==> flow/design.v <==
module fifo # (
	parameter DATA_WIDTH = 32,
	parameter DEPTH = 16,
	parameter LOG2DEPTH = 4
) (
	input clk,
	input reset_n,
	input i_flush,
	input [DATA_WIDTH-1:0] i_data,
	input i_write_enable,
	output o_full,
	output [DATA_WIDTH-1:0] o_data,
	input i_read_enable,
	output o_empty,
	output o_almost_empty
);
	reg [DATA_WIDTH-1:0] ram [0:DEPTH-1];
	reg [LOG2DEPTH-1:0] r_read_addr, r_write_addr;
	reg [LOG2DEPTH:0] r_count;
	wire w_enqueue, w_dequeue;
	assign w_dequeue = i_read_enable & !o_empty;
	assign w_enqueue = i_write_enable & (!o_full | i_read_enable);
	always @(posedge clk or negedge reset_n) begin
		if (!reset_n) begin
			r_write_addr <= 0;
		end else begin
			if (i_flush) begin
				r_write_addr <= 0;
			end else if (w_enqueue) begin
				if (r_write_addr == DEPTH-1) begin
					r_write_addr <= 0;
				end else begin
					r_write_addr <= r_write_addr + 1;
				end
			end
		end
	end
	integer  i;
	always @(posedge clk or negedge reset_n) begin
		if (!reset_n) begin
			for (i = 0; i < DEPTH; i = i + 1) begin
				ram[i] <= 0;
			end
		end else if (w_enqueue) begin
			ram[r_write_addr] <= i_data;
		end
	end
	always @(posedge clk or negedge reset_n) begin
		if (!reset_n) begin
			r_read_addr <= 0;
		end else begin
			if (i_flush) begin
				r_read_addr <= 0;
			end else if (w_dequeue) begin
				if (r_read_addr == DEPTH-1) begin
					r_read_addr <= 0;
				end else begin
					r_read_addr <= r_read_addr + 1;
				end
			end
		end
	end
	always @(posedge clk or negedge reset_n) begin
		if (!reset_n) begin
			r_count <= 0;
		end else begin
			if (i_flush) begin
				r_count <= 0;
			end else begin
				if (!o_full & i_write_enable & !w_dequeue) begin
					r_count <= r_count + 1;
				end else if (w_dequeue & !i_write_enable) begin
					r_count <= r_count - 1;
				end
			end
		end
	end
	assign o_full = (r_count == DEPTH);
	assign o_empty = (r_count == 0);
	assign o_almost_empty = (r_count <= 1);
	assign o_data = ~o_empty ? ram[r_read_addr] : 0;
endmodule
module command_control #(
	parameter RESET_CYCLES = 100
) (
	input wire clk,
	input wire reset_n,
	output wire [(32 - 1):0] o_addr,
	output wire [(32 - 1):0] o_write_data,
	output wire o_write_valid,
	input wire i_write_ready,
	input wire [(32 - 1):0] i_read_data,
	output wire o_read_req,
	input wire i_read_valid,
	input wire [((1 + 4 + 4 + 16) - 1):0] usb_flit_data,
	output wire [(8 - 1):0] o_response,
	input wire usb_rd_n,
	input wire usb_wr_n,
	input wire usb_ce_n,
	output wire usb_isout,
	output wire o_sw_reset_n
);
	wire w_parity;
	wire [4-1:0] w_flit_type;
	wire [4-1:0] w_flit_data_len;
	wire [16-1:0] w_flit_payload;
	assign {w_parity, w_flit_type, w_flit_data_len, w_flit_payload} = usb_flit_data;
	wire w_parity_error;
	assign w_parity_error = ^usb_flit_data != 0;
	reg [(32 - 1):0] r_addr;
	localparam STATE_W = 11;
	localparam STATE_WAIT_B = 0;
	localparam STATE_WAIT = 1 << STATE_WAIT_B;				 
	localparam STATE_READ_ADDR_B = 1;
	localparam STATE_READ_ADDR = 1 << STATE_READ_ADDR_B;	 
	localparam STATE_WAIT_READ_B = 2;
	localparam STATE_WAIT_READ = 1 << STATE_WAIT_READ_B;	 
	localparam STATE_SEND_READY_B = 3;
	localparam STATE_SEND_READY = 1 << STATE_SEND_READY_B;	 
	localparam STATE_SEND_DATA_B = 4;
	localparam STATE_SEND_DATA = 1 << STATE_SEND_DATA_B;	 
	localparam STATE_WRITE_ADDR_B = 5;
	localparam STATE_WRITE_ADDR = 1 << STATE_WRITE_ADDR_B;	 
	localparam STATE_WRITE_UPPER_B = 6;
	localparam STATE_WRITE_UPPER = 1 << STATE_WRITE_UPPER_B; 
	localparam STATE_WRITE_LOWER_B = 7;
	localparam STATE_WRITE_LOWER = 1 << STATE_WRITE_LOWER_B; 
	localparam STATE_SYNC_WRITE_B = 8;
	localparam STATE_SYNC_WRITE = 1 << STATE_SYNC_WRITE_B;	 
	localparam STATE_RESET_B = 9;
	localparam STATE_RESET = 1 << STATE_RESET_B;			 
	localparam STATE_RESPOND_B = 10;
	localparam STATE_RESPOND = 1 << STATE_RESPOND_B;		 
	reg [STATE_W-1:0] r_state;
	reg [(8 - 1):0] r_response;
	reg [16-1:0] r_recv_data_count;
	wire w_read_enable;
	wire w_write_enable;
	reg r_usb_ce_n;
	always @(posedge clk or negedge reset_n) begin
		if (!reset_n) begin
			r_usb_ce_n <= 1'b1;
		end else begin
			r_usb_ce_n <= usb_ce_n;
		end
	end
	assign w_read_enable = r_usb_ce_n == 1'b1 && usb_ce_n == 1'b0 && usb_rd_n == 1'b0;
	assign w_write_enable = r_usb_ce_n == 1'b1 && usb_ce_n == 1'b0 && usb_wr_n == 1'b0;
	reg [4-1:0] r_write_data_len;
	reg [(32 - 1):0] r_write_data;
	reg [16:0] r_write_data_count;
	wire w_write_buf_dequeue;
	reg r_write_buf_enqueue;
	wire w_write_buf_flush;
	wire w_write_buf_empty;
	wire [(32 - 1):0] w_write_buf_data;
	fifo write_buffer (
		.clk(clk),
		.reset_n(reset_n),
		.i_flush(w_write_buf_flush),
		.i_data(r_write_data),
		.i_write_enable(r_write_buf_enqueue),
		.o_full(),
		.o_data(w_write_buf_data),
		.i_read_enable(w_write_buf_dequeue),
		.o_empty(w_write_buf_empty),
		.o_almost_empty()
	);
	assign w_write_buf_dequeue = o_write_valid && i_write_ready;
	assign w_write_buf_flush = r_state[STATE_WAIT_B] && !w_write_buf_empty;
	reg [4-1:0] r_read_data_len;
	reg [16:0] r_read_data_count;
	reg r_read_buf_dequeue;
	wire w_read_buf_enqueue;
	wire w_read_buf_empty;
	wire [(32 - 1):0] w_read_buf_data;
	wire w_read_buf_flush;
	reg r_read_valid;  
	fifo read_buffer (
		.clk(clk),
		.reset_n(reset_n),
		.i_data(i_read_data),
		.i_write_enable(w_read_buf_enqueue),
		.i_flush(w_read_buf_flush),
		.o_full(),
		.o_data(w_read_buf_data),
		.i_read_enable(r_read_buf_dequeue),
		.o_empty(w_read_buf_empty),
		.o_almost_empty()
	);
	always @(posedge clk or negedge reset_n) begin
		if (!reset_n) begin
			r_read_valid <= 0;
		end else begin
			r_read_valid <= i_read_valid;
		end
	end
	assign w_read_buf_enqueue = r_state[STATE_WAIT_READ_B] && i_read_valid && r_read_data_count <= r_read_data_len;
	assign o_read_req = r_state[STATE_WAIT_READ_B] & !r_read_valid;
	assign w_read_buf_flush = r_state[STATE_WAIT_B] && !w_read_buf_empty;
	wire w_state_reset;
	assign w_state_reset = usb_flit_data[(1 + 4 + 4 + 16)-1:8] == 17'h0FF_FF && w_read_enable;
	localparam RESET_COUNT_W = $clog2(RESET_CYCLES);
	reg [RESET_COUNT_W-1:0] r_reset_count;
	always @(posedge clk or negedge reset_n) begin
		if (!reset_n) begin
			r_state <= STATE_WAIT;
			r_recv_data_count <= 0;
			r_write_data <= 0;
			r_read_data_len <= 0;
			r_write_data_len <= 0;
			r_addr <= 0;
			r_write_buf_enqueue <= 0;
			r_response <= 8'hff;
			r_reset_count <= 0;
		end else begin
			r_write_buf_enqueue <= 0;
			if (w_state_reset) begin
				r_state <= STATE_WAIT;
			end else begin
				case (r_state)
					STATE_WAIT: begin
						if (w_write_enable) begin
							if (w_parity_error) begin
								r_response <= 8'h01;
								r_state <= STATE_RESPOND;
							end else begin
								case (w_flit_type)
									4'h0: begin
										r_state <= STATE_READ_ADDR;
										r_read_data_len <= w_flit_data_len;
										r_addr <= {w_flit_payload, 16'h0000};
									end
									4'h2: begin
										r_state <= STATE_WRITE_ADDR;
										r_write_data_len <= w_flit_data_len;
										r_recv_data_count <= 0;
										r_addr <= {w_flit_payload, 16'h0000};
									end
									4'h6: begin
										r_state <= STATE_RESET;
										r_reset_count <= 0;
									end
									default: begin
										r_response <= 8'h02;
										r_state <= STATE_RESPOND;
									end
								endcase
							end
						end
					end
					STATE_READ_ADDR: begin
						if (w_write_enable) begin
							if (w_parity_error) begin
								r_response <= 8'h01;
								r_state <= STATE_RESPOND;
							end else if (w_flit_type == 4'h1) begin
								r_addr[(16 - 1):0] <= w_flit_payload;
								r_state <= STATE_WAIT_READ;
							end else begin
								r_response <= 8'h01;
								r_state <= STATE_RESPOND;
							end
						end
					end
					STATE_WRITE_ADDR: begin
						if (w_write_enable) begin
							if (w_parity_error) begin
								r_response <= 8'h01;
								r_state <= STATE_RESPOND;
							end else if (w_flit_type == 4'h3) begin
								r_addr[(16 - 1):0] <= w_flit_payload;
								r_state <= STATE_WRITE_UPPER;
							end else begin
								r_response <= 8'h02;
								r_state <= STATE_RESPOND;
							end
						end
					end
					STATE_WRITE_UPPER: begin
						if (w_write_enable) begin
							if (w_parity_error) begin
								r_response <= 8'h01;
								r_state <= STATE_RESPOND;
							end else if (w_flit_type == 4'h4) begin
								r_state <= STATE_WRITE_LOWER;
								r_write_data <= {w_flit_payload, 16'h0000};
							end else begin
								r_response <= 8'h02;
								r_state <= STATE_RESPOND;
							end
						end
					end
					STATE_WRITE_LOWER: begin
						if (w_write_enable) begin
							if (w_parity_error) begin
								r_response <= 8'h01;
								r_state <= STATE_RESPOND;
							end else if (w_flit_type == 4'h5) begin
								r_write_data[(16 - 1):0] <= w_flit_payload;
								r_write_buf_enqueue <= 1;
								if (r_recv_data_count == r_write_data_len) begin
									r_state <= STATE_SYNC_WRITE;
								end else begin
									r_recv_data_count <= r_recv_data_count + 1;
									r_state <= STATE_WRITE_UPPER;
								end
							end else begin
								r_response <= 8'h02;
								r_state <= STATE_RESPOND;
							end
						end
					end
					STATE_SYNC_WRITE: begin
						if (w_write_buf_empty && !r_write_buf_enqueue) begin
							r_response <= 8'h00;
							r_state <= STATE_RESPOND;
						end
					end
					STATE_WAIT_READ: begin
						if (r_read_data_count == r_read_data_len + 1) begin
							r_state <= STATE_SEND_READY;
						end
					end
					STATE_SEND_READY: begin
						if (w_read_enable) begin
							r_state <= STATE_SEND_DATA;
						end
					end
					STATE_SEND_DATA: begin
						if (w_read_buf_empty) begin
							r_response <= 8'h00;
							r_state <= STATE_RESPOND;
						end
					end
					STATE_RESET: begin
						if (r_reset_count == RESET_CYCLES) begin
							r_state <= STATE_RESPOND;
							r_response <= 8'h00;
						end else begin
							r_reset_count <= r_reset_count + 1;
						end
					end
					STATE_RESPOND: begin
						if (w_read_enable) begin
							r_state <= STATE_WAIT;
						end
					end
				endcase
			end
		end
	end
	always @(posedge clk or negedge reset_n) begin
		if (!reset_n) begin
			r_read_data_count <= 0;
		end else begin
			if (r_state[STATE_READ_ADDR_B]) begin
				r_read_data_count <= 0;
			end else if (r_state[STATE_WAIT_READ_B] && r_read_data_count <= r_read_data_len) begin
				if (i_read_valid) begin
					r_read_data_count <= r_read_data_count + 1;
				end
			end
		end
	end
	always @(posedge clk or negedge reset_n) begin
		if (!reset_n) begin
			r_write_data_count <= 0;
		end else begin
			if (r_state[STATE_WRITE_ADDR_B]) begin
				r_write_data_count <= 0;
			end else if (w_write_buf_dequeue) begin
				r_write_data_count <= r_write_data_count + 1;
			end
		end
	end
	reg [1:0] r_byte_count;
	always @(posedge clk or negedge reset_n) begin
		if (!reset_n) begin
			r_byte_count <= 0;
			r_read_buf_dequeue <= 0;
		end else begin
			r_read_buf_dequeue <= 0;
			if (r_state[STATE_SEND_DATA_B]) begin
				if (w_read_enable) begin
					if (r_byte_count == 3) begin
						r_byte_count <= 0;
						r_read_buf_dequeue <= 1;
					end else begin
						r_byte_count <= r_byte_count + 1;
					end
				end
			end
		end
	end
	reg [(8 - 1):0] r_response_out;
	reg [1:0] r_isout_pipe;
	always @(posedge clk or negedge reset_n) begin
		if (!reset_n) begin
			r_response_out <= 8'hff;
			r_isout_pipe <= 0;
		end else begin
			r_isout_pipe <= {r_isout_pipe[0], (usb_ce_n == 1'b0 && usb_rd_n == 1'b0)};
			if (w_read_enable) begin
				case (r_state)
					STATE_SEND_READY: begin
						r_response_out <= 8'h03;
					end
					STATE_SEND_DATA: begin
						r_response_out <= w_read_buf_data[r_byte_count * 8 +: 8];
					end
					STATE_RESPOND: begin
						r_response_out <= r_response;
					end
					default: begin
						r_response_out <= 8'hff;
					end
				endcase
			end
		end
	end
	assign o_response = r_response_out;
	assign usb_isout = r_isout_pipe[1];
	assign o_addr = (r_state[STATE_WAIT_READ_B]) ? r_addr + (r_read_data_count * 4) :
					(o_write_valid) ? r_addr + (r_write_data_count * 4) : 0;
	assign o_write_data = w_write_buf_data;
	assign o_write_valid = (r_state[STATE_WRITE_UPPER_B] || r_state[STATE_WRITE_LOWER_B] ||
							r_state[STATE_SYNC_WRITE_B]) && !w_write_buf_empty;
	assign o_sw_reset_n = r_state[STATE_RESET_B] ? 1'b0 : 1'b1;
endmodule
`timescale 1 ns / 1 ps
	module usb_interface_v1_0_M00_AXI #
	(
		parameter  C_M_START_DATA_VALUE	= 32'h00000000,
		parameter  C_M_TARGET_SLAVE_BASE_ADDR	= 32'h00000000,
		parameter integer C_M_AXI_ADDR_WIDTH	= 32,
		parameter integer C_M_AXI_DATA_WIDTH	= 32,
		parameter integer C_M_TRANSACTIONS_NUM	= 4
	)
	(
		input wire [(32 - 1):0] i_addr,
		input wire [(32 - 1):0] i_write_data,
		input wire i_write_valid,
		output wire o_write_ready,
		output wire [(32 - 1):0] o_read_data,
		input wire i_read_req,
		output wire o_read_data_valid,
		input wire  M_AXI_ACLK,
		input wire  M_AXI_ARESETN,
		output wire [C_M_AXI_ADDR_WIDTH-1 : 0] M_AXI_AWADDR,
		output wire [2 : 0] M_AXI_AWPROT,
		output wire  M_AXI_AWVALID,
		input wire  M_AXI_AWREADY,
		output wire [C_M_AXI_DATA_WIDTH-1 : 0] M_AXI_WDATA,
		output wire [C_M_AXI_DATA_WIDTH/8-1 : 0] M_AXI_WSTRB,
		output wire  M_AXI_WVALID,
		input wire  M_AXI_WREADY,
		input wire [1 : 0] M_AXI_BRESP,
		input wire  M_AXI_BVALID,
		output wire  M_AXI_BREADY,
		output wire [C_M_AXI_ADDR_WIDTH-1 : 0] M_AXI_ARADDR,
		output wire [2 : 0] M_AXI_ARPROT,
		output wire  M_AXI_ARVALID,
		input wire  M_AXI_ARREADY,
		input wire [C_M_AXI_DATA_WIDTH-1 : 0] M_AXI_RDATA,
		input wire [1 : 0] M_AXI_RRESP,
		input wire  M_AXI_RVALID,
		output wire  M_AXI_RREADY
	);
	reg r_axi_awvalid, r_axi_wvalid, r_axi_bready;
	reg r_axi_arvalid, r_axi_rready;
	reg [C_M_AXI_ADDR_WIDTH-1 : 0] 	r_axi_awaddr;
	reg [C_M_AXI_DATA_WIDTH-1 : 0] 	r_axi_wdata;
	reg [C_M_AXI_ADDR_WIDTH-1 : 0] 	r_axi_araddr;
	reg [C_M_AXI_DATA_WIDTH-1 : 0] r_read_data;
	reg r_rvalid;
	reg r_read_req, r_read_req_delayed;
	reg r_write_valid, r_write_valid_delayed;
	reg r_axi_awready, r_axi_wready;
	wire w_raise_read_req;
	wire w_raise_write_valid;
	assign w_raise_read_req = r_read_req && ~r_read_req_delayed;
	assign w_raise_write_valid = r_write_valid && ~r_write_valid_delayed;
	assign M_AXI_AWADDR	= C_M_TARGET_SLAVE_BASE_ADDR + r_axi_awaddr;
	assign M_AXI_WDATA	= r_axi_wdata;
	assign M_AXI_AWPROT	= 3'b000;
	assign M_AXI_AWVALID	= r_axi_awvalid;
	assign M_AXI_WVALID	= r_axi_wvalid;
	assign M_AXI_WSTRB	= 4'b1111;
	assign M_AXI_BREADY	= r_axi_bready;
	assign M_AXI_ARADDR	= C_M_TARGET_SLAVE_BASE_ADDR + r_axi_araddr;
	assign M_AXI_ARVALID	= r_axi_arvalid;
	assign M_AXI_ARPROT	= 3'b001;
	assign M_AXI_RREADY = i_read_req;
	assign o_write_ready = r_axi_awready && r_axi_wready;
	assign o_read_data_valid = r_rvalid;
	assign o_read_data = r_read_data;
	always @(posedge M_AXI_ACLK) begin
		if (M_AXI_ARESETN == 0) begin
			r_read_req <= 0;
			r_read_req_delayed <= 0;
			r_write_valid <= 0;
			r_write_valid_delayed <= 0;
		end else begin
			r_read_req <= i_read_req;
			r_read_req_delayed <= r_read_req;
			r_write_valid <= i_write_valid;
			r_write_valid_delayed <= r_write_valid;
		end
	end
	always @(posedge M_AXI_ACLK) begin
		if (M_AXI_ARESETN == 0) begin
			r_axi_awvalid <= 1'b0;
		end else begin
			if (w_raise_write_valid) begin
				r_axi_awvalid <= 1'b1;
			end else if (M_AXI_AWREADY && r_axi_awvalid) begin
				r_axi_awvalid <= 1'b0;
			end
		end
	end
	always @(posedge M_AXI_ACLK) begin
		if (M_AXI_ARESETN == 0) begin
			r_axi_wvalid <= 1'b0;
		end else if (w_raise_write_valid) begin
			r_axi_wvalid <= 1'b1;
 		end else if (M_AXI_WREADY && r_axi_wvalid) begin
			r_axi_wvalid <= 1'b0;
		end
	end
	always @(posedge M_AXI_ACLK) begin
		if (M_AXI_ARESETN == 0) begin
			r_axi_awready <= 1'b0;
			r_axi_wready <= 1'b0;
		end else begin
			if (r_axi_awready && r_axi_wready) begin
				r_axi_awready <= 1'b0;
				r_axi_wready <= 1'b0;
			end else begin
				if (M_AXI_AWREADY) begin
					r_axi_awready <= 1'b1;
				end
				if (M_AXI_WREADY) begin
					r_axi_wready <= 1'b1;
				end
			end
		end
	end
	always @(posedge M_AXI_ACLK) begin
		if (M_AXI_ARESETN == 0) begin
			r_axi_bready <= 1'b0;
		end else if (M_AXI_BVALID && ~r_axi_bready) begin
			r_axi_bready <= 1'b1;
		end else if (r_axi_bready) begin
			r_axi_bready <= 1'b0;
		end
	end
	always @(posedge M_AXI_ACLK) begin
		if (M_AXI_ARESETN == 0) begin
			r_axi_arvalid <= 1'b0;
		end else if (w_raise_read_req) begin
			r_axi_arvalid <= 1'b1;
		end	else if (M_AXI_ARREADY && r_axi_arvalid) begin
				r_axi_arvalid <= 1'b0;
		end
	end
	always @(posedge M_AXI_ACLK) begin
		if (M_AXI_ARESETN == 0) begin
			r_read_data <= 0;
			r_rvalid <= 0;
		end else begin
			r_rvalid <= M_AXI_RVALID;
			if (M_AXI_RVALID) begin
				r_read_data <= M_AXI_RDATA;
			end
		end
	end
	always @(posedge M_AXI_ACLK) begin
		if (M_AXI_ARESETN == 0) begin
			r_axi_awaddr <= 0;
		end else if (w_raise_write_valid) begin
			r_axi_awaddr <= i_addr;
		end
	end
	always @(posedge M_AXI_ACLK) begin
		if (M_AXI_ARESETN == 0) begin
			r_axi_wdata <= C_M_START_DATA_VALUE;
		end else if (w_raise_write_valid) begin
			r_axi_wdata <= i_write_data;
		end
	end
	always @(posedge M_AXI_ACLK) begin
		if (M_AXI_ARESETN == 0) begin
			r_axi_araddr <= 0;
		end else if (w_raise_read_req) begin
			r_axi_araddr <= i_addr;
		end
	end
endmodule
`timescale 1 ns / 1 ps
module usb_interface_v1_0 #
(
	parameter RESET_CYCLES = 100,
	parameter  C_M00_AXI_START_DATA_VALUE	= 32'h00000000,
	parameter  C_M00_AXI_TARGET_SLAVE_BASE_ADDR	= 32'h00000000,
	parameter integer C_M00_AXI_ADDR_WIDTH	= 32,
	parameter integer C_M00_AXI_DATA_WIDTH	= 32,
	parameter integer C_M00_AXI_TRANSACTIONS_NUM	= 4
) (
	input wire [(8 - 1):0] usb_data_in,
	output wire [(8 - 1):0] usb_data_out,
	output wire usb_data_oe,
	input wire [(1 + 4 + 4 + 16)-8-1:0] usb_addr,
	input wire usb_rd_n,
	input wire usb_wr_n,
	input wire usb_ce_n,
	output wire sw_reset_n,
	input wire  m00_axi_aclk,
	input wire  m00_axi_aresetn,
	output wire [C_M00_AXI_ADDR_WIDTH-1 : 0] m00_axi_awaddr,
	output wire [2 : 0] m00_axi_awprot,
	output wire  m00_axi_awvalid,
	input wire  m00_axi_awready,
	output wire [C_M00_AXI_DATA_WIDTH-1 : 0] m00_axi_wdata,
	output wire [C_M00_AXI_DATA_WIDTH/8-1 : 0] m00_axi_wstrb,
	output wire  m00_axi_wvalid,
	input wire  m00_axi_wready,
	input wire [1 : 0] m00_axi_bresp,
	input wire  m00_axi_bvalid,
	output wire  m00_axi_bready,
	output wire [C_M00_AXI_ADDR_WIDTH-1 : 0] m00_axi_araddr,
	output wire [2 : 0] m00_axi_arprot,
	output wire  m00_axi_arvalid,
	input wire  m00_axi_arready,
	input wire [C_M00_AXI_DATA_WIDTH-1 : 0] m00_axi_rdata,
	input wire [1 : 0] m00_axi_rresp,
	input wire  m00_axi_rvalid,
	output wire  m00_axi_rready
);
	wire [(32 - 1):0] w_addr_from_usb;
	wire [(32 - 1):0] w_usb_write_data;
	wire w_usb_write_valid;
	wire w_usb_write_ready;
	wire [(32 - 1):0] w_usb_read_data;
	wire w_usb_read_req;
	wire w_usb_read_valid;
	wire w_is_output;
	wire [(8 - 1):0] w_usb_in_data;
	wire [(8 - 1):0] w_usb_out_data;
	usb_interface_v1_0_M00_AXI # (
		.C_M_START_DATA_VALUE(C_M00_AXI_START_DATA_VALUE),
		.C_M_TARGET_SLAVE_BASE_ADDR(C_M00_AXI_TARGET_SLAVE_BASE_ADDR),
		.C_M_AXI_ADDR_WIDTH(C_M00_AXI_ADDR_WIDTH),
		.C_M_AXI_DATA_WIDTH(C_M00_AXI_DATA_WIDTH),
		.C_M_TRANSACTIONS_NUM(C_M00_AXI_TRANSACTIONS_NUM)
	) usb_interface_v1_0_M00_AXI_inst (
		.i_addr(w_addr_from_usb),
		.i_write_data(w_usb_write_data),
		.i_write_valid(w_usb_write_valid),
		.o_write_ready(w_usb_write_ready),
		.o_read_data(w_usb_read_data),
		.i_read_req(w_usb_read_req),
		.o_read_data_valid(w_usb_read_valid),
		.M_AXI_ACLK(m00_axi_aclk),
		.M_AXI_ARESETN(m00_axi_aresetn),
		.M_AXI_AWADDR(m00_axi_awaddr),
		.M_AXI_AWPROT(m00_axi_awprot),
		.M_AXI_AWVALID(m00_axi_awvalid),
		.M_AXI_AWREADY(m00_axi_awready),
		.M_AXI_WDATA(m00_axi_wdata),
		.M_AXI_WSTRB(m00_axi_wstrb),
		.M_AXI_WVALID(m00_axi_wvalid),
		.M_AXI_WREADY(m00_axi_wready),
		.M_AXI_BRESP(m00_axi_bresp),
		.M_AXI_BVALID(m00_axi_bvalid),
		.M_AXI_BREADY(m00_axi_bready),
		.M_AXI_ARADDR(m00_axi_araddr),
		.M_AXI_ARPROT(m00_axi_arprot),
		.M_AXI_ARVALID(m00_axi_arvalid),
		.M_AXI_ARREADY(m00_axi_arready),
		.M_AXI_RDATA(m00_axi_rdata),
		.M_AXI_RRESP(m00_axi_rresp),
		.M_AXI_RVALID(m00_axi_rvalid),
		.M_AXI_RREADY(m00_axi_rready)
	);
	assign w_usb_in_data = usb_data_in;
	assign usb_data_out = w_usb_out_data;
	assign usb_data_oe = w_is_output;
	command_control #(
		.RESET_CYCLES(RESET_CYCLES)
	) command_control_inst (
		.clk(m00_axi_aclk),
		.reset_n(m00_axi_aresetn),
		.o_addr(w_addr_from_usb),
		.o_write_data(w_usb_write_data),
		.o_write_valid(w_usb_write_valid),
		.i_write_ready(w_usb_write_ready),
		.i_read_data(w_usb_read_data),
		.o_read_req(w_usb_read_req),
		.i_read_valid(w_usb_read_valid),
		.o_sw_reset_n(sw_reset_n),
		.o_response(w_usb_out_data),
		.usb_rd_n(usb_rd_n),
		.usb_wr_n(usb_wr_n),
		.usb_ce_n(usb_ce_n),
		.usb_flit_data({usb_addr, w_usb_in_data}),
		.usb_isout(w_is_output)
	);
endmodule
Step by step through the tools: usb_interface_v1_0
Module usb_interface_v1_0 before and after one edit of its RTL, step after step.
"unedited" refers to lines of the RTL above, "edited" to lines of the edited file.
"change": "edited" minus "unedited" as printed here.
Operators: Yosys type, input widths -> output width; for muxes data width and select width s.
The mark - stands for no value.
Set-up
  top: usb_interface_v1_0
  clock: m00_axi_aclk
  cell library: sky130hd
  corner: tt_025C_1v80

Edit of the RTL
Unified diff, file above to edited file.
The edit is scripted: it alters the design's behaviour and was not made to optimise anything.
begin of diff
@@ -687,4 +687,7 @@
 	assign usb_data_out = w_usb_out_data;
 	assign usb_data_oe = w_is_output;
+	wire [(32 - 1):0] w_usb_write_data_0, w_usb_write_data_1;
+	wire w_usb_write_valid_0, w_usb_write_valid_1;
+	wire [(32 - 1):0] w_addr_from_usb_0, w_addr_from_usb_1;
 	command_control #(
 		.RESET_CYCLES(RESET_CYCLES)
@@ -692,7 +695,7 @@
 		.clk(m00_axi_aclk),
 		.reset_n(m00_axi_aresetn),
-		.o_addr(w_addr_from_usb),
-		.o_write_data(w_usb_write_data),
-		.o_write_valid(w_usb_write_valid),
+		.o_addr(w_addr_from_usb_0),
+		.o_write_data(w_usb_write_data_0),
+		.o_write_valid(w_usb_write_valid_0),
 		.i_write_ready(w_usb_write_ready),
 		.i_read_data(w_usb_read_data),
@@ -707,3 +710,11 @@
 		.usb_isout(w_is_output)
 	);
+	command_control #( .RESET_CYCLES(RESET_CYCLES) ) command_control_inst_b (.clk(m00_axi_aclk),
+	    .reset_n(m00_axi_aresetn), .o_addr(w_addr_from_usb_1), .o_write_data(w_usb_write_data_1),
+	    .o_write_valid(w_usb_write_valid_1), .i_write_ready(w_usb_write_ready),
+	    .i_read_data(~w_usb_read_data), .i_read_valid(w_usb_read_valid), .usb_rd_n(usb_rd_n),
+	    .usb_wr_n(usb_wr_n), .usb_ce_n(usb_ce_n), .usb_flit_data({usb_addr, w_usb_in_data}));
+	assign w_usb_write_data = w_usb_write_data_0 ^ w_usb_write_data_1;
+	assign w_usb_write_valid = w_usb_write_valid_0 ^ w_usb_write_valid_1;
+	assign w_addr_from_usb = w_addr_from_usb_0 ^ w_addr_from_usb_1;
 endmodule
end of diff

Elaborated design
Counts by Yosys on the flattened word-level netlist (proc, flatten, opt, wreduce). Print and check cells are left out. Cells with the same type and inputs are merged into one.
Storage and ports
  flip-flop bits (word level): unedited 1353, edited 2027, change +674
  input bits: unedited 71, edited 71, change 0
  output and inout port bits: unedited 121, edited 121, change 0
  elaborated cells: unedited 459, edited 705, change +246
Operators by class
  $add $sub $neg: unedited 16, edited 30, change +14
  magnitude comparators: unedited 1, edited 2, change +1
  eq/ne operators: unedited 122, edited 199, change +77
  shift-type cells: unedited 1, edited 1, change 0
  muxes and demuxes: unedited 120, edited 166, change +46
  bitwise gates (word level): unedited 22, edited 35, change +13
  reduce/logical cells: unedited 105, edited 166, change +61
Operator list
  $reduce_and 2->1: unedited 34, edited 52, change +18
  $eq 4x4->1 const B: unedited 32, edited 48, change +16
  $ne 2x2->1 const B: unedited 10, edited 23, change +13
  $ne 3x3->1 const B: unedited 0, edited 12, change +12
  $and 1x1->1: unedited 11, edited 20, change +9
  $mux 11: unedited 21, edited 29, change +8
  $logic_and 1x1->1: unedited 20, edited 28, change +8
  $eq 4x3->1 const B: unedited 19, edited 27, change +8
  $reduce_bool 2->1: unedited 13, edited 21, change +8
  $logic_not 1->1: unedited 9, edited 17, change +8
  $mux 4: unedited 12, edited 18, change +6
  $ne 2x1->1 const B: unedited 12, edited 18, change +6
  $mux 5: unedited 6, edited 12, change +6
  $mux 1: unedited 16, edited 21, change +5
  $mux 17: unedited 5, edited 10, change +5
  $mux 16: unedited 22, edited 26, change +4
  $eq 4x2->1 const B: unedited 10, edited 14, change +4
  $reduce_and 5->1: unedited 4, edited 8, change +4
  $mux 32: unedited 4, edited 7, change +3
  $reduce_bool 3->1: unedited 3, edited 6, change +3
  $eq 4x1->1 const B: unedited 5, edited 7, change +2
  $logic_not 4->1: unedited 5, edited 7, change +2
  $add 4x1->4 const B: unedited 4, edited 6, change +2
  $add 17x1->17 const B: unedited 2, edited 4, change +2
  $add 32x19->32: unedited 2, edited 4, change +2
  $add 5x1->5 const B: unedited 2, edited 4, change +2
  $eq 5x5->1 const B: unedited 2, edited 4, change +2
  $logic_not 5->1: unedited 2, edited 4, change +2
Unchanged operator kinds not shown: 14.
The list need not be complete.

Depth
Longest topological path by Yosys (ltp), each cell counted once; first at word level (registers and memories cut), then after technology mapping (sequential cells cut; the memories' decode and read muxes count).
Depth
  depth after elaboration: unedited 9, edited 9, change 0
  ABC_AREA: unedited 0, edited 0
  gate-level depth with buffers: unedited 15, edited 15, change 0
  mapped depth without buffers: unedited 14, edited 15, change +1

Mapped cells and area
Yosys stat after the flow's synthesis: flattened, memories mapped to cells. It holds for the ABC_AREA given above (unset counts as 0); a run with the other value may have another netlist.
Cell types
  sky130_fd_sc_hd__dfrtp_1: unedited 1196, edited 1869, change +673
  sky130_fd_sc_hd__mux2_2: unedited 1073, edited 1608, change +535
  sky130_fd_sc_hd__nand2_1: unedited 231, edited 401, change +170
  sky130_fd_sc_hd__nor2_1: unedited 204, edited 363, change +159
  sky130_fd_sc_hd__a22oi_1: unedited 254, edited 402, change +148
  sky130_fd_sc_hd__o21ai_0: unedited 123, edited 268, change +145
  sky130_fd_sc_hd__clkbuf_1: unedited 301, edited 424, change +123
  sky130_fd_sc_hd__xnor2_1: unedited 55, edited 129, change +74
  sky130_fd_sc_hd__a211oi_1: unedited 27, edited 95, change +68
  sky130_fd_sc_hd__nand3_1: unedited 135, edited 200, change +65
  sky130_fd_sc_hd__a21oi_1: unedited 177, edited 238, change +61
  sky130_fd_sc_hd__ha_1: unedited 81, edited 140, change +59
  sky130_fd_sc_hd__xor2_1: unedited 34, edited 82, change +48
  sky130_fd_sc_hd__buf_2: unedited 36, edited 74, change +38
  sky130_fd_sc_hd__and2_1: unedited 24, edited 55, change +31
  sky130_fd_sc_hd__inv_1: unedited 73, edited 99, change +26
  sky130_fd_sc_hd__mux2i_1: unedited 63, edited 89, change +26
  sky130_fd_sc_hd__nor3_1: unedited 36, edited 59, change +23
Unchanged cell types not shown: 9.
The list need not be complete.
Mapped netlist
  cells in the netlist: unedited 5125, edited 7890, change +2765
  cell area after synthesis (um2): unedited 61739.2, edited 94450.6, change +32711.4
  sequential area (um2): unedited 33053.0, edited 49920.4, change +16867.4
  flip-flop cells: unedited 1348, edited 2022, change +674
  buffer cells: unedited 433, edited 595, change +162
By module: a second synthesis without flattening, with its own total; a netlist apart from the flattened one above.
Unflattened totals
  cell total of the unflattened synthesis: unedited 5322, edited 10220, change +4898
  area (unflattened synthesis) (um2): unedited 64156.5, edited 123654.8, change +59498.3
Rows give one instance, submodules left out.
Modules, unedited
  fifo: times used 2, cells 1843, area 24209.5 um2, sequential area 13137.6 um2
  command_control (RESET_CYCLES=100): times used 1, cells 1105, area 10405.0 um2, sequential area 3995.1 um2
  usb_interface_v1_0_M00_AXI: times used 1, cells 531, area 5332.6 um2, sequential area 2782.7 um2
  usb_interface_v1_0: times used 1, cells 0, area 0.0 um2, sequential area 0.0 um2
Modules, edited
  fifo: times used 4, cells 1843, area 24209.5 um2, sequential area 13137.6 um2
  command_control (RESET_CYCLES=100): times used 2, cells 1110, area 10397.5 um2, sequential area 3995.1 um2
  usb_interface_v1_0_M00_AXI: times used 1, cells 531, area 5332.6 um2, sequential area 2782.7 um2
  usb_interface_v1_0: times used 1, cells 97, area 689.4 um2, sequential area 0.0 um2

Path before layout
Source: OpenSTA report_checks on the synthesized netlist (no wires, ideal clock, input and output delay 20% of the period each), path of least setup slack; recovery checks are left aside. Register names are those of the netlist, which keeps one name where synthesis merged equal registers.
Path post-synthesis
  path kind: unedited input port to flip-flop, edited input port to flip-flop
  start: unedited in usb_addr[12], edited in usb_addr[12]
  end: unedited reg command_control_inst.r_recv_data_count[13], edited reg command_control_inst_b.r_addr[25]
  clock period (ps): unedited 10000, edited 10000, change 0
  external input delay (ps): unedited 2000, edited 2000, change 0
  library setup time (ps): unedited 65, edited 125, change +60
  time at the first pin (ps): unedited 2000, edited 2000, change 0
  arrival time (ps): unedited 4573, edited 4688, change +115
  data required time (ps): unedited 9935, edited 9875, change -60
  setup slack (ps): unedited 5362, edited 5187, change -175
  path delay (ps): unedited 2638, edited 2813, change +175
  stages: unedited 10, edited 10, change 0
  buffers on the path: unedited 0, edited 1, change +1
  synthesis period reached (ps): unedited 4638, edited 4813, change +175
"path delay" is the arrival time less input delay plus setup time.
"stages": output pins that drive a net of the path, with the launching flip-flop's if there is one; two outputs of one cell count as two.
"synthesis period reached" = period - worst setup slack (recovery checks aside). The figure is calculated, with input and output delays left at 20% of the set period.
The rows between start and end are the longest chain of elaborated cells between them; the timing report does not say that the signal goes this way. Where chains are equally long, one stands for them.
Each line given opens the expression or statement behind the cell; cells for indexed reads and writes are added by Yosys, which also makes memories of some case tables.
At most two assigning lines are given for a register; there are more.
Between the ends, post-synthesis, unedited
  cell sequence: sky130_fd_sc_hd__inv_1 > sky130_fd_sc_hd__ha_1 > sky130_fd_sc_hd__xnor2_1 > sky130_fd_sc_hd__xnor2_1 > sky130_fd_sc_hd__xnor3_1 > sky130_fd_sc_hd__xnor2_1 > sky130_fd_sc_hd__a41oi_1 > sky130_fd_sc_hd__or4_1 > sky130_fd_sc_hd__or3_1 > sky130_fd_sc_hd__nand2_1
  cells in the longest elaborated chain: 5
  elaborated cells on any way between the ends: 19
  source lines of those cells: 9
  classes of those cells: eq/ne: 7; mux: 7; logic: 1; reduce/logical: 4
Ends and longest elaborated chain, post-synthesis, unedited
  start, declared: RTL line 613  | input wire [(1 + 4 + 4 + 16)-8-1:0] usb_addr,
  $eq 4x3->1: RTL line 299  | end else if (w_flit_type == 4'h5) begin
  $mux 16: RTL line 299
  $mux 16: RTL line 296  | if (w_parity_error) begin
  $mux 16: RTL line 295  | if (w_write_enable) begin
  $pmux 16 s2: RTL line 221  | case (r_state)
  end, assigned: RTL line 208  | r_recv_data_count <= 0;
  end, assigned: RTL line 305  | r_recv_data_count <= r_recv_data_count + 1;
  end, declared: RTL line 136  | reg [16-1:0] r_recv_data_count;
Between the ends, post-synthesis, edited
  cell sequence: sky130_fd_sc_hd__inv_1 > sky130_fd_sc_hd__ha_1 > sky130_fd_sc_hd__xor2_1 > sky130_fd_sc_hd__xnor2_1 > sky130_fd_sc_hd__xnor3_1 > sky130_fd_sc_hd__mux2i_2 > sky130_fd_sc_hd__nand2_1 > sky130_fd_sc_hd__nor2_1 > sky130_fd_sc_hd__buf_2 > sky130_fd_sc_hd__mux2_2
  cells in the longest elaborated chain: 4
  elaborated cells on any way between the ends: 10
  source lines of those cells: 3
  classes of those cells: eq/ne: 2; logic: 2; reduce/logical: 6
Ends and longest elaborated chain, post-synthesis, edited
  start, declared: RTL line 613  | input wire [(1 + 4 + 4 + 16)-8-1:0] usb_addr,
  $reduce_xor 25->1: RTL line 109  | assign w_parity_error = ^usb_flit_data != 0;
  $reduce_bool 32->1: RTL line 109
  $not 1->1
  $reduce_and 5->1
  end, assigned: RTL line 232  | r_addr <= {w_flit_payload, 16'h0000};
  end, assigned: RTL line 238  | r_addr <= {w_flit_payload, 16'h0000};
  end, declared: RTL line 110  | reg [(32 - 1):0] r_addr;

Worst path after layout
Path of least setup slack in the final report of each run of pair A (OpenROAD, finished layout, wires in). Where an end is a register, its clock arrival counts in the times.
The report prints the path's times to 10 ps; the period is as set.
Path post-layout
  path kind: unedited flip-flop to flip-flop, edited flip-flop to flip-flop
  start: unedited reg command_control_inst.read_buffer.r_read_addr[1], edited reg command_control_inst.r_state[6]
  end: unedited reg command_control_inst.r_response_out[4], edited reg command_control_inst.write_buffer.ram[8][6]
  clock period (ps): unedited 5490, edited 5490, change 0
  library setup time (ps): unedited 50, edited 120, change +70
  time at the first pin (ps): unedited 790, edited 830, change +40
  arrival time (ps): unedited 4910, edited 5060, change +150
  data required time (ps): unedited 6210, edited 6220, change +10
  setup slack (ps): unedited 1300, edited 1160, change -140
  stages: unedited 13, edited 10, change -3
  buffers on the path: unedited 2, edited 2, change 0
The rows between start and end are the longest chain of elaborated cells between them; the timing report does not say that the signal goes this way. Where chains are equally long, one stands for them.
At most two assigning lines are given for a register; there are more.
Between the ends, post-layout, unedited
  cell sequence: sky130_fd_sc_hd__dfrtp_1 > sky130_fd_sc_hd__inv_1 > sky130_fd_sc_hd__ha_1 > sky130_fd_sc_hd__buf_4 > sky130_fd_sc_hd__or4_1 > sky130_fd_sc_hd__nor2_2 > sky130_fd_sc_hd__buf_4 > sky130_fd_sc_hd__a222oi_1 > sky130_fd_sc_hd__nand4_1 > sky130_fd_sc_hd__o21ai_0 > sky130_fd_sc_hd__o311ai_0 > sky130_fd_sc_hd__o211a_1 > sky130_fd_sc_hd__o22a_1
  cells in the longest elaborated chain: 5
  elaborated cells on any way between the ends: 20
  classes of those cells: eq/ne: 15; shift: 1; mux: 3; reduce/logical: 1
Ends and longest elaborated chain, post-layout, unedited
  start, declared: RTL line 18  | reg [LOG2DEPTH-1:0] r_read_addr, r_write_addr;
  start, assigned: RTL line 50  | r_read_addr <= 0;
  start, assigned: RTL line 58  | r_read_addr <= r_read_addr + 1;
  $eq 4x4->1: RTL line 81  | assign o_data = ~o_empty ? ram[r_read_addr] : 0;
  $pmux 32 s16: RTL line 81
  $mux 32: RTL line 81
  $shiftx 32x6->8: RTL line 410  | r_response_out <= w_read_buf_data[r_byte_count * 8 +: 8];
  $pmux 8 s3: RTL line 405  | case (r_state)
  end, assigned: RTL line 410
  end, assigned: RTL line 413  | r_response_out <= r_response;
  end, declared: RTL line 396  | reg [(8 - 1):0] r_response_out;
Between the ends, post-layout, edited
  cell sequence: sky130_fd_sc_hd__dfrtp_1 > sky130_fd_sc_hd__or3_1 > sky130_fd_sc_hd__o21ai_1 > sky130_fd_sc_hd__buf_4 > sky130_fd_sc_hd__nor2_1 > sky130_fd_sc_hd__o21ai_0 > sky130_fd_sc_hd__nor3b_1 > sky130_fd_sc_hd__nand2_2 > sky130_fd_sc_hd__buf_4 > sky130_fd_sc_hd__mux2_2
  cells in the longest elaborated chain: 7
  elaborated cells on any way between the ends: 7
  source lines of those cells: 3
  classes of those cells: logic: 2; reduce/logical: 5
Ends and longest elaborated chain, post-layout, edited
  start, declared: RTL line 134  | reg [STATE_W-1:0] r_state;
  start, assigned: RTL line 207  | r_state <= STATE_WAIT;
  start, assigned: RTL line 219  | r_state <= STATE_WAIT;
  $logic_or 1x1->1 x2: RTL line 427  | assign o_write_valid = (r_state[STATE_WRITE_UPPER_B] || r_state[STATE_WRITE_LOWER_B] ||
  $logic_and 1x1->1: RTL line 427
  $logic_and 1x1->1: RTL line 169  | assign w_write_buf_dequeue = o_write_valid && i_write_ready;
  $or 1x1->1: RTL line 22  | assign w_enqueue = i_write_enable & (!o_full | i_read_enable);
  $and 1x1->1: RTL line 22
  $reduce_and 2->1
  end, assigned: RTL line 42  | ram[i] <= 0;
  end, assigned: RTL line 45  | ram[r_write_addr] <= i_data;
  end, declared: RTL line 17  | reg [DATA_WIDTH-1:0] ram [0:DEPTH-1];

Measured runs
Runs of the flow (Yosys, OpenROAD) on both versions; the two runs of a pair have the same settings. The constraints put input and output delay at 20% of the set period each and load the outputs with 0.01 pF.
Flow settings, pair A
  CORE_UTILIZATION: 40
  PLACE_DENSITY: 0.6
  period_ns: 5.49
  CAP_MARGIN: 20
  CORE_MARGIN: 2
  SLEW_MARGIN: 20
Final reports, pair A
  chip area in the Yosys report (um2): unedited 61739.2, edited 94450.6, change +32711.4
  area inside the die boundary (um2): unedited 157506.0, edited 240031.0, change +82525.0
  standard-cell area after routing (um2): unedited 71089.4, edited 107589.0, change +36499.6
  utilization after layout (%): unedited 46.3, edited 45.8, change -0.5
  lowest setup slack (ps): unedited 1300, edited 1163, change -137
  total negative setup slack (ps): unedited 0, edited 0, change 0
  total design power (mW): unedited 24.393, edited 35.788, change +11.395
  achieved period (ps): unedited 4190, edited 4327, change +137
Flow settings, pair B
  CAP_MARGIN: 40
  CORE_ASPECT_RATIO: 0.76
  CORE_UTILIZATION: 32
  MIN_ROUTING_LAYER: met2
  PLACE_DENSITY: 0.41
  SETUP_SLACK_MARGIN: 1.29
  SLEW_MARGIN: 15
  TNS_END_PERCENT: 15
  period_ns: 7.23
  CORE_MARGIN: 2
Final reports, pair B
  chip area in the Yosys report (um2): unedited 61739.2, edited 94450.6, change +32711.4
  area inside the die boundary (um2): unedited 196498.0, edited 299562.0, change +103064.0
  standard-cell area after routing (um2): unedited 72642.2, edited 109740.0, change +37097.8
  utilization after layout (%): unedited 37.9, edited 37.4, change -0.5
  lowest setup slack (ps): unedited 2693, edited 1992, change -701
  total negative setup slack (ps): unedited 0, edited 0, change 0
  worst hold slack after layout (ps): unedited 363, edited 348, change -15
  total design power (mW): unedited 19.056, edited 27.920, change +8.864
  achieved period (ps): unedited 4537, edited 5238, change +701
By "achieved period" is meant the clock period of the run minus its worst setup slack. This is arithmetic on one report: input and output delays are still those of the set period (20% each).
"total design power" rests on the timing tool's default activity at the inputs, not on a simulated workload.
